==> flow/design.v <==
module Control(
    input  [5:0] opcode,
    output reg RegDst, Branch, MemRead, MemtoReg,
    output reg [1:0] ALUOp,
    output reg MemWrite, ALUSrc, RegWrite
);
    always @(*) begin
        case (opcode)
            6'b000000: begin  
                RegDst   = 1;
                ALUSrc   = 0;
                MemtoReg = 0;
                RegWrite = 1;
                MemRead  = 0;
                MemWrite = 0;
                Branch   = 0;
                ALUOp    = 2'b10;
            end
            6'b100011: begin  
                RegDst   = 0;
                ALUSrc   = 1;
                MemtoReg = 1;
                RegWrite = 1;
                MemRead  = 1;
                MemWrite = 0;
                Branch   = 0;
                ALUOp    = 2'b00;
            end
            6'b101011: begin  
                RegDst   = 0;
                ALUSrc   = 1;
                MemtoReg = 0;
                RegWrite = 0;
                MemRead  = 0;
                MemWrite = 1;
                Branch   = 0;
                ALUOp    = 2'b00;
            end
            6'b000100: begin  
                RegDst   = 0;
                ALUSrc   = 0;
                MemtoReg = 0;
                RegWrite = 0;
                MemRead  = 0;
                MemWrite = 0;
                Branch   = 1;
                ALUOp    = 2'b01;
            end
            default: begin
                RegDst   = 0;
                ALUSrc   = 0;
                MemtoReg = 0;
                RegWrite = 0;
                MemRead  = 0;
                MemWrite = 0;
                Branch   = 0;
                ALUOp    = 2'b00;
            end
        endcase
    end
endmodule
module ALUControl(
    input  [1:0] ALUOp,
    input  [5:0] funct,
    output reg [3:0] ALUControl
);
    always @(*) begin
        casex ({ALUOp, funct})
            8'b10_100000: ALUControl = 4'b0010;  
            8'b10_100010: ALUControl = 4'b0110;  
            8'b10_100100: ALUControl = 4'b0000;  
            8'b10_100101: ALUControl = 4'b0001;  
            8'b10_101010: ALUControl = 4'b0111;  
            8'b00_xxxxxx: ALUControl = 4'b0010;  
            8'b01_xxxxxx: ALUControl = 4'b0110;  
            default:      ALUControl = 4'b0000;
        endcase
    end
endmodule
module ALU(
    input  [31:0] A,
    input  [31:0] B,
    input  [3:0]  ALUControl,
    output reg [31:0] Result,
    output Zero
);
    assign Zero = (Result == 0);
    always @(*) begin
        case (ALUControl)
            4'b0010: Result = A + B;            
            4'b0110: Result = A - B;            
            4'b0000: Result = A & B;            
            4'b0001: Result = A | B;            
            4'b0111: Result = (A < B) ? 1 : 0;  
            default: Result = 0;
        endcase
    end
endmodule
`timescale 1ns / 1ps
module Get_Instruction(
    input  [31:0] instruction,
    output [5:0] opcode,
    output reg [4:0] rs,
    output reg [4:0] rt,
    output reg [4:0] rd,
    output reg [4:0] shamt,
    output reg [5:0] funct,
    output reg [15:0] immediate,
    output reg isRtype,
    output reg isItype
);
assign opcode = instruction[31:26];
always @(*) begin
    if (opcode == 6'b000000) begin 
        isRtype   = 1'b1;
        isItype   = 1'b0;
        rs        = instruction[25:21];
        rt        = instruction[20:16];
        rd        = instruction[15:11];
        shamt     = instruction[10:6];
        funct     = instruction[5:0];
        immediate = 16'b0;
    end else begin
        isRtype   = 1'b0;
        isItype   = 1'b1;
        rs        = instruction[25:21];
        rt        = instruction[20:16];
        immediate = instruction[15:0];
        rd        = 5'b0;
        shamt     = 5'b0;
        funct     = 6'b0;
    end
end
endmodule 
`timescale 1ns / 1ps
module getoperands(
    output [31:0] operand1,
    output [31:0] operand2,
    input  [4:0] rs,
    input  [4:0] rt,
    input  [4:0] rd,
    input  [31:0] write_data,
    input  RegDst,
    input  RegWrite,
    input  ALUSrc,           
    input  clk
);
    reg [31:0] registers [0:31];
    wire [4:0] write_reg = (RegDst == 1) ? rd : rt;
    assign operand1 = (rs == 5'd0) ? 32'd0 : registers[rs];
    assign operand2 = (ALUSrc == 1) ? 32'd0 : ((rt == 5'd0) ? 32'd0 : registers[rt]);
    always @(posedge clk) begin
        if (RegWrite && write_reg != 5'd0)
            registers[write_reg] <= write_data;
    end
endmodule
module branch_datapath (
    input  wire [31:0] PC,
    input  wire [31:0] reg1,
    input  wire [31:0] reg2,
    input  wire [15:0] imm,
    input  wire        Branch,
    output wire [31:0] nextPC,
    output wire        Zero,
    output wire        BranchTaken
);
    wire [31:0] PC_plus4;
    wire [31:0] imm_ext;
    wire [31:0] imm_shift;
    wire [31:0] branch_addr;
    wire [31:0] alu_result;
    assign PC_plus4   = PC + 32'd4;
    assign imm_ext    = {{16{imm[15]}}, imm};
    assign imm_shift  = imm_ext << 2;
    assign branch_addr = PC_plus4 + imm_shift;
    assign alu_result = reg1 - reg2;
    assign Zero       = (alu_result == 32'd0);
    assign BranchTaken = Branch & Zero;
    assign nextPC     = BranchTaken ? branch_addr : PC_plus4;
endmodule
module mips_core (
    input  wire        clk,
    input  wire        reset,
    output wire [31:0] imem_addr,
    input  wire [31:0] imem_data,
    output wire [31:0] dmem_addr,
    output wire [31:0] dmem_wdata,
    output wire        dmem_we,
    output wire        dmem_re,
    input  wire [31:0] dmem_rdata
);
    reg  [31:0] PC;
    wire [31:0] nextPC;
    wire [5:0]  opcode, funct;
    wire [4:0]  rs, rt, rd, shamt;
    wire [15:0] immediate;
    wire        isRtype, isItype;
    wire RegDst, Branch, MemRead, MemtoReg, MemWrite, ALUSrc, RegWrite;
    wire [1:0]  ALUOp;
    wire [3:0]  ALUCtl;
    wire [31:0] reg1, reg2, alu_b, alu_result, write_back;
    wire        alu_zero, br_zero, br_taken;
    always @(posedge clk or posedge reset) begin
        if (reset)
            PC <= 32'b0;
        else
            PC <= nextPC;
    end
    assign imem_addr = PC;
    Get_Instruction GI (
        .instruction(imem_data),
        .opcode(opcode),
        .rs(rs),
        .rt(rt),
        .rd(rd),
        .shamt(shamt),
        .funct(funct),
        .immediate(immediate),
        .isRtype(isRtype),
        .isItype(isItype)
    );
    Control CTRL (
        .opcode(opcode),
        .RegDst(RegDst),
        .Branch(Branch),
        .MemRead(MemRead),
        .MemtoReg(MemtoReg),
        .ALUOp(ALUOp),
        .MemWrite(MemWrite),
        .ALUSrc(ALUSrc),
        .RegWrite(RegWrite)
    );
    ALUControl ALUCTRL (
        .ALUOp(ALUOp),
        .funct(funct),
        .ALUControl(ALUCtl)
    );
    getoperands RF (
        .operand1(reg1),
        .operand2(reg2),
        .rs(rs),
        .rt(rt),
        .rd(rd),
        .write_data(write_back),
        .RegDst(RegDst),
        .RegWrite(RegWrite),
        .ALUSrc(1'b0),
        .clk(clk)
    );
    assign alu_b = ALUSrc ? {{16{immediate[15]}}, immediate} : reg2;
    ALU ALU0 (
        .A(reg1),
        .B(alu_b),
        .ALUControl(ALUCtl),
        .Result(alu_result),
        .Zero(alu_zero)
    );
    branch_datapath BD (
        .PC(PC),
        .reg1(reg1),
        .reg2(reg2),
        .imm(immediate),
        .Branch(Branch),
        .nextPC(nextPC),
        .Zero(br_zero),
        .BranchTaken(br_taken)
    );
    assign dmem_addr  = alu_result;
    assign dmem_wdata = reg2;
    assign dmem_we    = MemWrite;
    assign dmem_re    = MemRead;
    assign write_back = MemtoReg ? dmem_rdata : alu_result;
endmodule
# From RTL to reports: mips_core
# Module mips_core before and after one edit of its RTL, step after step.
# "orig" refers to lines of the RTL above, "edited" to lines of the edited file.
# "delta": "edited" minus "orig" as printed here.
# Not given: --
dict set report setup {
  top_module {mips_core}
  clock {clk}
  cell_library {sky130hd}
  pvt_corner {tt_025C_1v80}
}

# Edit of the RTL
# Unified diff, file above to edited file.
# The edited RTL no longer does the same as the RTL above: the edit was made by script, with no optimisation intended.
# begin of diff
@@ -151,5 +151,4 @@
     assign operand2 = (ALUSrc == 1) ? 32'd0 : ((rt == 5'd0) ? 32'd0 : registers[rt]);
     always @(posedge clk) begin
-        if (RegWrite && write_reg != 5'd0)
             registers[write_reg] <= write_data;
     end
# end of diff

# Word level
# Counts by Yosys on the flattened word-level netlist (proc, flatten, opt, wreduce; memories kept). Register bits leave out memories and registers merged into their read ports (data or address); mux counts leave out enables and synchronous resets folded into registers. Print and check cells are left out. Cells with the same type and inputs are merged into one.
# Memory sizes are those after Yosys's memory passes, which may raise the word count (mostly to a power of two), join words into wider ones and drop unused or constant bits.
# item orig edited delta
set classes {}
lappend classes {cmp 1 1 0}
lappend classes {logic 3 3 0}
lappend classes {reduce_logical 12 9 -3}
lappend classes {n_mux 22 18 -4}
lappend classes {addsub 5 5 0}
lappend classes {eq_ne 12 12 0}
# cell orig edited delta
set op_table {}
lappend op_table {{1-bit two-way mux} 8 6 -2}
lappend op_table {{32-bit two-way mux} 6 5 -1}
lappend op_table {{2-bit OR reduction} 4 3 -1}
lappend op_table {{5-bit two-way mux} 3 2 -1}
lappend op_table {{1-bit logical AND} 1 0 -1}
lappend op_table {{5-bit nonzero test} 1 0 -1}
# Operator kinds equal on both sides are left out: 24.
# item orig edited delta
set word_totals {}
lappend word_totals {output_inout_bits 98 98 0}
lappend word_totals {register_bits 32 32 0}
lappend word_totals {word_cells 57 50 -7}
lappend word_totals {memories 1 1 0}
lappend word_totals {mem_bits_rw 1024 1024 0}
# item orig edited
set mem_list {}
lappend mem_list {memory_list {RF.registers 32x32 r2 w1} {RF.registers 32x32 r2 w1}}

# Depth
# Longest topological path by Yosys (ltp), each cell counted once; first at word level (registers and memories cut), then after technology mapping (sequential cells cut; the memories' decode and read muxes count).
# item orig edited delta
set logic_depth {}
lappend logic_depth {ltp_word 9 8 -1}
lappend logic_depth {abc_area 0 0 --}
lappend logic_depth {depth_mapped 29 28 -1}
lappend logic_depth {depth_no_buf 22 21 -1}

# Synthesis result
# The flow's flattened synthesis, as Yosys stat reports it; memories are mapped. The netlist is that of the ABC_AREA named above (0 if unset); the other value can give another one.
# cell_type orig edited delta
set types {}
lappend types {sky130_fd_sc_hd__nand2_1 154 232 78}
lappend types {sky130_fd_sc_hd__nand2b_1 81 43 -38}
lappend types {sky130_fd_sc_hd__a21oi_1 147 170 23}
lappend types {sky130_fd_sc_hd__buf_1 48 70 22}
lappend types {sky130_fd_sc_hd__clkbuf_1 168 149 -19}
lappend types {sky130_fd_sc_hd__inv_1 157 170 13}
lappend types {sky130_fd_sc_hd__a21o_1 75 62 -13}
lappend types {sky130_fd_sc_hd__mux2_2 49 38 -11}
lappend types {sky130_fd_sc_hd__o31ai_1 5 15 10}
lappend types {sky130_fd_sc_hd__a211oi_1 13 22 9}
lappend types {sky130_fd_sc_hd__nor2_1 188 195 7}
lappend types {sky130_fd_sc_hd__and2_1 21 28 7}
lappend types {sky130_fd_sc_hd__a221o_1 3 10 7}
lappend types {sky130_fd_sc_hd__a2bb2oi_1 0 7 7}
lappend types {sky130_fd_sc_hd__o221ai_1 17 23 6}
lappend types {sky130_fd_sc_hd__nor4_1 14 8 -6}
lappend types {sky130_fd_sc_hd__a311o_1 9 3 -6}
lappend types {sky130_fd_sc_hd__o2111ai_1 4 10 6}
# Cell types equal on both sides are left out: 11.
# Not every row of either side is listed.
# item orig edited delta
set mapped {}
lappend mapped {synth_area_um2 57506.4 57878.0 371.6}
lappend mapped {ff_cells 1054 1054 0}
lappend mapped {cell_count 3592 3692 100}
lappend mapped {sequential_area_um2 31500.2 31500.2 0.0}
# The figures by module come from a second, unflattened synthesis with its own total; it is not the netlist above.
# item orig edited delta
set unflattened {}
lappend unflattened {hier_cells 3997 3995 -2}
lappend unflattened {hier_area_um2 60148.9 60093.9 -55.0}
# Rows give one instance, submodules left out.
# mod n_inst n_cells mod_area_um2
set modules_orig {}
lappend modules_orig {getoperands 1 2283 47403.0}
lappend modules_orig {ALU 1 821 5387.7}
lappend modules_orig {branch_datapath 1 704 4850.9}
lappend modules_orig {mips_core 1 107 1901.8}
lappend modules_orig {Get_Instruction 1 58 419.2}
lappend modules_orig {Control 1 13 100.1}
lappend modules_orig {ALUControl 1 11 86.3}
# mod n_inst n_cells mod_area_um2
set modules_edited {}
lappend modules_edited {getoperands 1 2281 47347.9}
lappend modules_edited {ALU 1 821 5387.7}
lappend modules_edited {branch_datapath 1 704 4850.9}
lappend modules_edited {mips_core 1 107 1901.8}
lappend modules_edited {Get_Instruction 1 58 419.2}
lappend modules_edited {Control 1 13 100.1}
lappend modules_edited {ALUControl 1 11 86.3}

# Timing after synthesis
# OpenSTA on the mapped netlist: ideal clock, no wires. The path of least setup slack (recovery checks aside). Input and output delay are each 20% of the period. Register names are those of the netlist, which keeps one name where synthesis merged equal registers.
# item orig edited delta
set synth_timing {}
lappend synth_timing {kind {input to output} {input to output} --}
lappend synth_timing {start {input imem_data[16]} {input imem_data[16]} --}
lappend synth_timing {end {output dmem_addr[30]} {output dmem_addr[28]} --}
lappend synth_timing {arrival_ps 8474 8316 -158}
lappend synth_timing {path_delay_ps 6474 6316 -158}
lappend synth_timing {required_ps 8000 8000 0}
lappend synth_timing {path_buffers 7 7 0}
lappend synth_timing {launch_ps 2000 2000 0}
lappend synth_timing {clock_period_ps 10000 10000 0}
lappend synth_timing {path_stages 28 24 -4}
lappend synth_timing {slack_ps -474 -316 158}
lappend synth_timing {synth_period_reached_ps 10474 10316 -158}
# "path_delay_ps" is the arrival time less input delay plus setup time.
# At an output port there is no setup time.
# "path_stages": output pins that drive a net of the path, with the launching flip-flop's if there is one; two outputs of one cell count as two.
# "synth_period_reached_ps" is the clock period less the worst setup slack; recovery checks do not enter. This is arithmetic on one report: input and output delays are still those of the set period (20% each).
# The rows between start and end are the longest chain of elaborated cells between them; the timing report does not say that the signal goes this way. Where chains are equally long, one stands for them.
# A line is the first line of the expression or statement that the cell stems from. Yosys adds cells for indexed reads and writes and turns some case tables into memories.
# A memory read counts as a cell of the chain, while the word-level depth stops at memories.
dict set report synth_via_orig {
  cell_sequence {sky130_fd_sc_hd__buf_6 > sky130_fd_sc_hd__buf_6 > sky130_fd_sc_hd__buf_6 > sky130_fd_sc_hd__buf_2 > sky130_fd_sc_hd__buf_2 > sky130_fd_sc_hd__buf_1 > sky130_fd_sc_hd__buf_1 > sky130_fd_sc_hd__mux4_2 > sky130_fd_sc_hd__mux4_2 > sky130_fd_sc_hd__mux2i_1 > sky130_fd_sc_hd__nor2_1 > sky130_fd_sc_hd__nand2_1 > sky130_fd_sc_hd__nand2_1 > sky130_fd_sc_hd__ha_1 > sky130_fd_sc_hd__fa_1 > sky130_fd_sc_hd__a21oi_1 > sky130_fd_sc_hd__o21bai_1 > sky130_fd_sc_hd__a21o_1 > sky130_fd_sc_hd__a21o_1 > sky130_fd_sc_hd__a21oi_1 > sky130_fd_sc_hd__o21ai_0 > sky130_fd_sc_hd__o221ai_1 > sky130_fd_sc_hd__o21ai_0 > sky130_fd_sc_hd__o21a_1 > sky130_fd_sc_hd__a221o_1 > sky130_fd_sc_hd__a21oi_1 > sky130_fd_sc_hd__mux2i_1 > sky130_fd_sc_hd__o21ai_0}
  elab_chain_len 5
}
# item line_no
set synth_rtl_orig {}
lappend synth_rtl_orig {{start: declaration} 185} ;# input  wire [31:0] imem_data,
lappend synth_rtl_orig {{memory read 32 x 32 bit} 148} ;# reg [31:0] registers [0:31];
lappend synth_rtl_orig {{32-bit two-way mux} 151} ;# assign operand2 = (ALUSrc == 1) ? 32'd0 : ((rt == 5'd0) ? 32'd0 : registers[rt]);
lappend synth_rtl_orig {{32-bit two-way mux} 250} ;# assign alu_b = ALUSrc ? {{16{immediate[15]}}, immediate} : reg2;
lappend synth_rtl_orig {{32-bit subtractor} 91} ;# 4'b0110: Result = A - B;
lappend synth_rtl_orig {{32-bit parallel mux with 5-bit select} 89} ;# case (ALUControl)
lappend synth_rtl_orig {{end: declaration} 186} ;# output wire [31:0] dmem_addr,
# Some nets on the timed path still bear RTL names; the line given drives or declares the net.
# signal line_no
set synth_nets_orig {}
lappend synth_nets_orig {dmem_wdata[0] 187} ;# output wire [31:0] dmem_wdata,
dict set report synth_via_edited {
  cell_sequence {sky130_fd_sc_hd__buf_2 > sky130_fd_sc_hd__buf_2 > sky130_fd_sc_hd__clkbuf_1 > sky130_fd_sc_hd__clkbuf_1 > sky130_fd_sc_hd__buf_1 > sky130_fd_sc_hd__buf_1 > sky130_fd_sc_hd__mux4_2 > sky130_fd_sc_hd__mux4_2 > sky130_fd_sc_hd__nand2_1 > sky130_fd_sc_hd__a21oi_1 > sky130_fd_sc_hd__nand2_1 > sky130_fd_sc_hd__nand2_1 > sky130_fd_sc_hd__ha_1 > sky130_fd_sc_hd__inv_1 > sky130_fd_sc_hd__a21oi_1 > sky130_fd_sc_hd__o21ai_0 > sky130_fd_sc_hd__or4_1 > sky130_fd_sc_hd__o31ai_1 > sky130_fd_sc_hd__o211ai_1 > sky130_fd_sc_hd__a311o_1 > sky130_fd_sc_hd__clkbuf_1 > sky130_fd_sc_hd__a2111oi_0 > sky130_fd_sc_hd__nor3_1 > sky130_fd_sc_hd__o21ai_0}
  elab_chain_len 5
}
# item line_no
set synth_rtl_edited {}
lappend synth_rtl_edited {{start: declaration} 184} ;# input  wire [31:0] imem_data,
lappend synth_rtl_edited {{memory read 32 x 32 bit} 148} ;# reg [31:0] registers [0:31];
lappend synth_rtl_edited {{32-bit two-way mux} 151} ;# assign operand2 = (ALUSrc == 1) ? 32'd0 : ((rt == 5'd0) ? 32'd0 : registers[rt]);
lappend synth_rtl_edited {{32-bit two-way mux} 249} ;# assign alu_b = ALUSrc ? {{16{immediate[15]}}, immediate} : reg2;
lappend synth_rtl_edited {{32-bit subtractor} 91} ;# 4'b0110: Result = A - B;
lappend synth_rtl_edited {{32-bit parallel mux with 5-bit select} 89} ;# case (ALUControl)
lappend synth_rtl_edited {{end: declaration} 185} ;# output wire [31:0] dmem_addr,
# signal line_no
set synth_nets_edited {}
lappend synth_nets_edited {dmem_wdata[9] 186} ;# output wire [31:0] dmem_wdata,

# Worst path after layout
# From the final timing report of the runs of pair 1: the path of least setup slack in the routed layout; clock arrival at registers is part of the times.
# The report prints the path's times to 10 ps; the period is as set.
# item orig edited delta
set layout_timing {}
lappend layout_timing {kind {input to output} {input to output} --}
lappend layout_timing {start {input imem_data[16]} {input imem_data[19]} --}
lappend layout_timing {end {output dmem_addr[28]} {output dmem_addr[18]} --}
lappend layout_timing {clock_period_ps 10000 10000 0}
lappend layout_timing {required_ps 8000 8000 0}
lappend layout_timing {slack_ps 260 110 -150}
lappend layout_timing {arrival_ps 7740 7890 150}
lappend layout_timing {path_buffers 6 5 -1}
lappend layout_timing {launch_ps 2000 2000 0}
lappend layout_timing {path_stages 27 20 -7}
# The rows between start and end are the longest chain of elaborated cells between them; the timing report does not say that the signal goes this way. Where chains are equally long, one stands for them.
# A memory read counts as a cell of the chain, while the word-level depth stops at memories.
dict set report layout_via_orig {
  cell_sequence {sky130_fd_sc_hd__buf_12 > sky130_fd_sc_hd__mux4_2 > sky130_fd_sc_hd__mux4_2 > sky130_fd_sc_hd__mux2i_1 > sky130_fd_sc_hd__buf_4 > sky130_fd_sc_hd__nor2_1 > sky130_fd_sc_hd__nand2_1 > sky130_fd_sc_hd__nand2_1 > sky130_fd_sc_hd__ha_2 > sky130_fd_sc_hd__fa_1 > sky130_fd_sc_hd__a21oi_2 > sky130_fd_sc_hd__o21bai_1 > sky130_fd_sc_hd__a21o_1 > sky130_fd_sc_hd__a21o_1 > sky130_fd_sc_hd__a21oi_1 > sky130_fd_sc_hd__buf_4 > sky130_fd_sc_hd__o21ai_1 > sky130_fd_sc_hd__o221ai_2 > sky130_fd_sc_hd__o21ai_1 > sky130_fd_sc_hd__o21a_1 > sky130_fd_sc_hd__buf_4 > sky130_fd_sc_hd__a31o_2 > sky130_fd_sc_hd__o22ai_1 > sky130_fd_sc_hd__nor2_1 > sky130_fd_sc_hd__o221ai_1 > sky130_fd_sc_hd__buf_4 > sky130_fd_sc_hd__clkdlybuf4s50_1}
  elab_chain_len 5
}
# item line_no
set layout_rtl_orig {}
lappend layout_rtl_orig {{start: declaration} 185} ;# input  wire [31:0] imem_data,
lappend layout_rtl_orig {{memory read 32 x 32 bit} 148} ;# reg [31:0] registers [0:31];
lappend layout_rtl_orig {{32-bit two-way mux} 151} ;# assign operand2 = (ALUSrc == 1) ? 32'd0 : ((rt == 5'd0) ? 32'd0 : registers[rt]);
lappend layout_rtl_orig {{32-bit two-way mux} 250} ;# assign alu_b = ALUSrc ? {{16{immediate[15]}}, immediate} : reg2;
lappend layout_rtl_orig {{32-bit subtractor} 91} ;# 4'b0110: Result = A - B;
lappend layout_rtl_orig {{32-bit parallel mux with 5-bit select} 89} ;# case (ALUControl)
lappend layout_rtl_orig {{end: declaration} 186} ;# output wire [31:0] dmem_addr,
dict set report layout_via_edited {
  cell_sequence {sky130_fd_sc_hd__clkdlybuf4s50_1 > sky130_fd_sc_hd__clkinv_4 > sky130_fd_sc_hd__buf_12 > sky130_fd_sc_hd__and3_2 > sky130_fd_sc_hd__buf_12 > sky130_fd_sc_hd__a21oi_1 > sky130_fd_sc_hd__nand2_1 > sky130_fd_sc_hd__nand2_1 > sky130_fd_sc_hd__inv_1 > sky130_fd_sc_hd__ha_1 > sky130_fd_sc_hd__a21oi_1 > sky130_fd_sc_hd__o21ai_0 > sky130_fd_sc_hd__or4_1 > sky130_fd_sc_hd__o311ai_0 > sky130_fd_sc_hd__buf_4 > sky130_fd_sc_hd__a21oi_1 > sky130_fd_sc_hd__or3_1 > sky130_fd_sc_hd__a311oi_1 > sky130_fd_sc_hd__a21oi_1 > sky130_fd_sc_hd__clkdlybuf4s50_1}
  elab_chain_len 5
}
# item line_no
set layout_rtl_edited {}
lappend layout_rtl_edited {{start: declaration} 184} ;# input  wire [31:0] imem_data,
lappend layout_rtl_edited {{memory read 32 x 32 bit} 148} ;# reg [31:0] registers [0:31];
lappend layout_rtl_edited {{32-bit two-way mux} 151} ;# assign operand2 = (ALUSrc == 1) ? 32'd0 : ((rt == 5'd0) ? 32'd0 : registers[rt]);
lappend layout_rtl_edited {{32-bit two-way mux} 249} ;# assign alu_b = ALUSrc ? {{16{immediate[15]}}, immediate} : reg2;
lappend layout_rtl_edited {{32-bit subtractor} 91} ;# 4'b0110: Result = A - B;
lappend layout_rtl_edited {{32-bit parallel mux with 5-bit select} 89} ;# case (ALUControl)
lappend layout_rtl_edited {{end: declaration} 185} ;# output wire [31:0] dmem_addr,

# Measured runs
# Both versions went through the flow (Yosys, OpenROAD) with the same settings in each pair. Constraints: input delay and output delay 20% of the set period each, output load 0.01 pF.
dict set report flow_settings_pair_1 {
  CORE_UTILIZATION 45
  PLACE_DENSITY 0.6
  period_ns 10.0
  CAP_MARGIN 20
  CORE_MARGIN 2
  SLEW_MARGIN 20
}
# item orig edited delta
set measured_pair_1 {}
lappend measured_pair_1 {die_area_um2 130668.0 131504.0 836.0}
lappend measured_pair_1 {period_reached_ps 9744 9891 147}
lappend measured_pair_1 {fin_power_w 0.01239 0.0127 0.00031}
lappend measured_pair_1 {synthArea_um2 57506.4 57878.0 371.6}
lappend measured_pair_1 {final_setup_tns_ps 0 0 0}
lappend measured_pair_1 {timing.hold.ws_ps 600 599 -1}
lappend measured_pair_1 {stdcell_area_um2 67249.5 66983.0 -266.5}
lappend measured_pair_1 {timing.setup.ws_ps 256 109 -147}
# "period_reached_ps": clock period set for the run, less the worst setup slack. It is reckoned from that one timing run; input and output delays stay at 20% of the period that was set.
# "fin_power_w": no workload was simulated; the value follows from the tool's default switching activity.
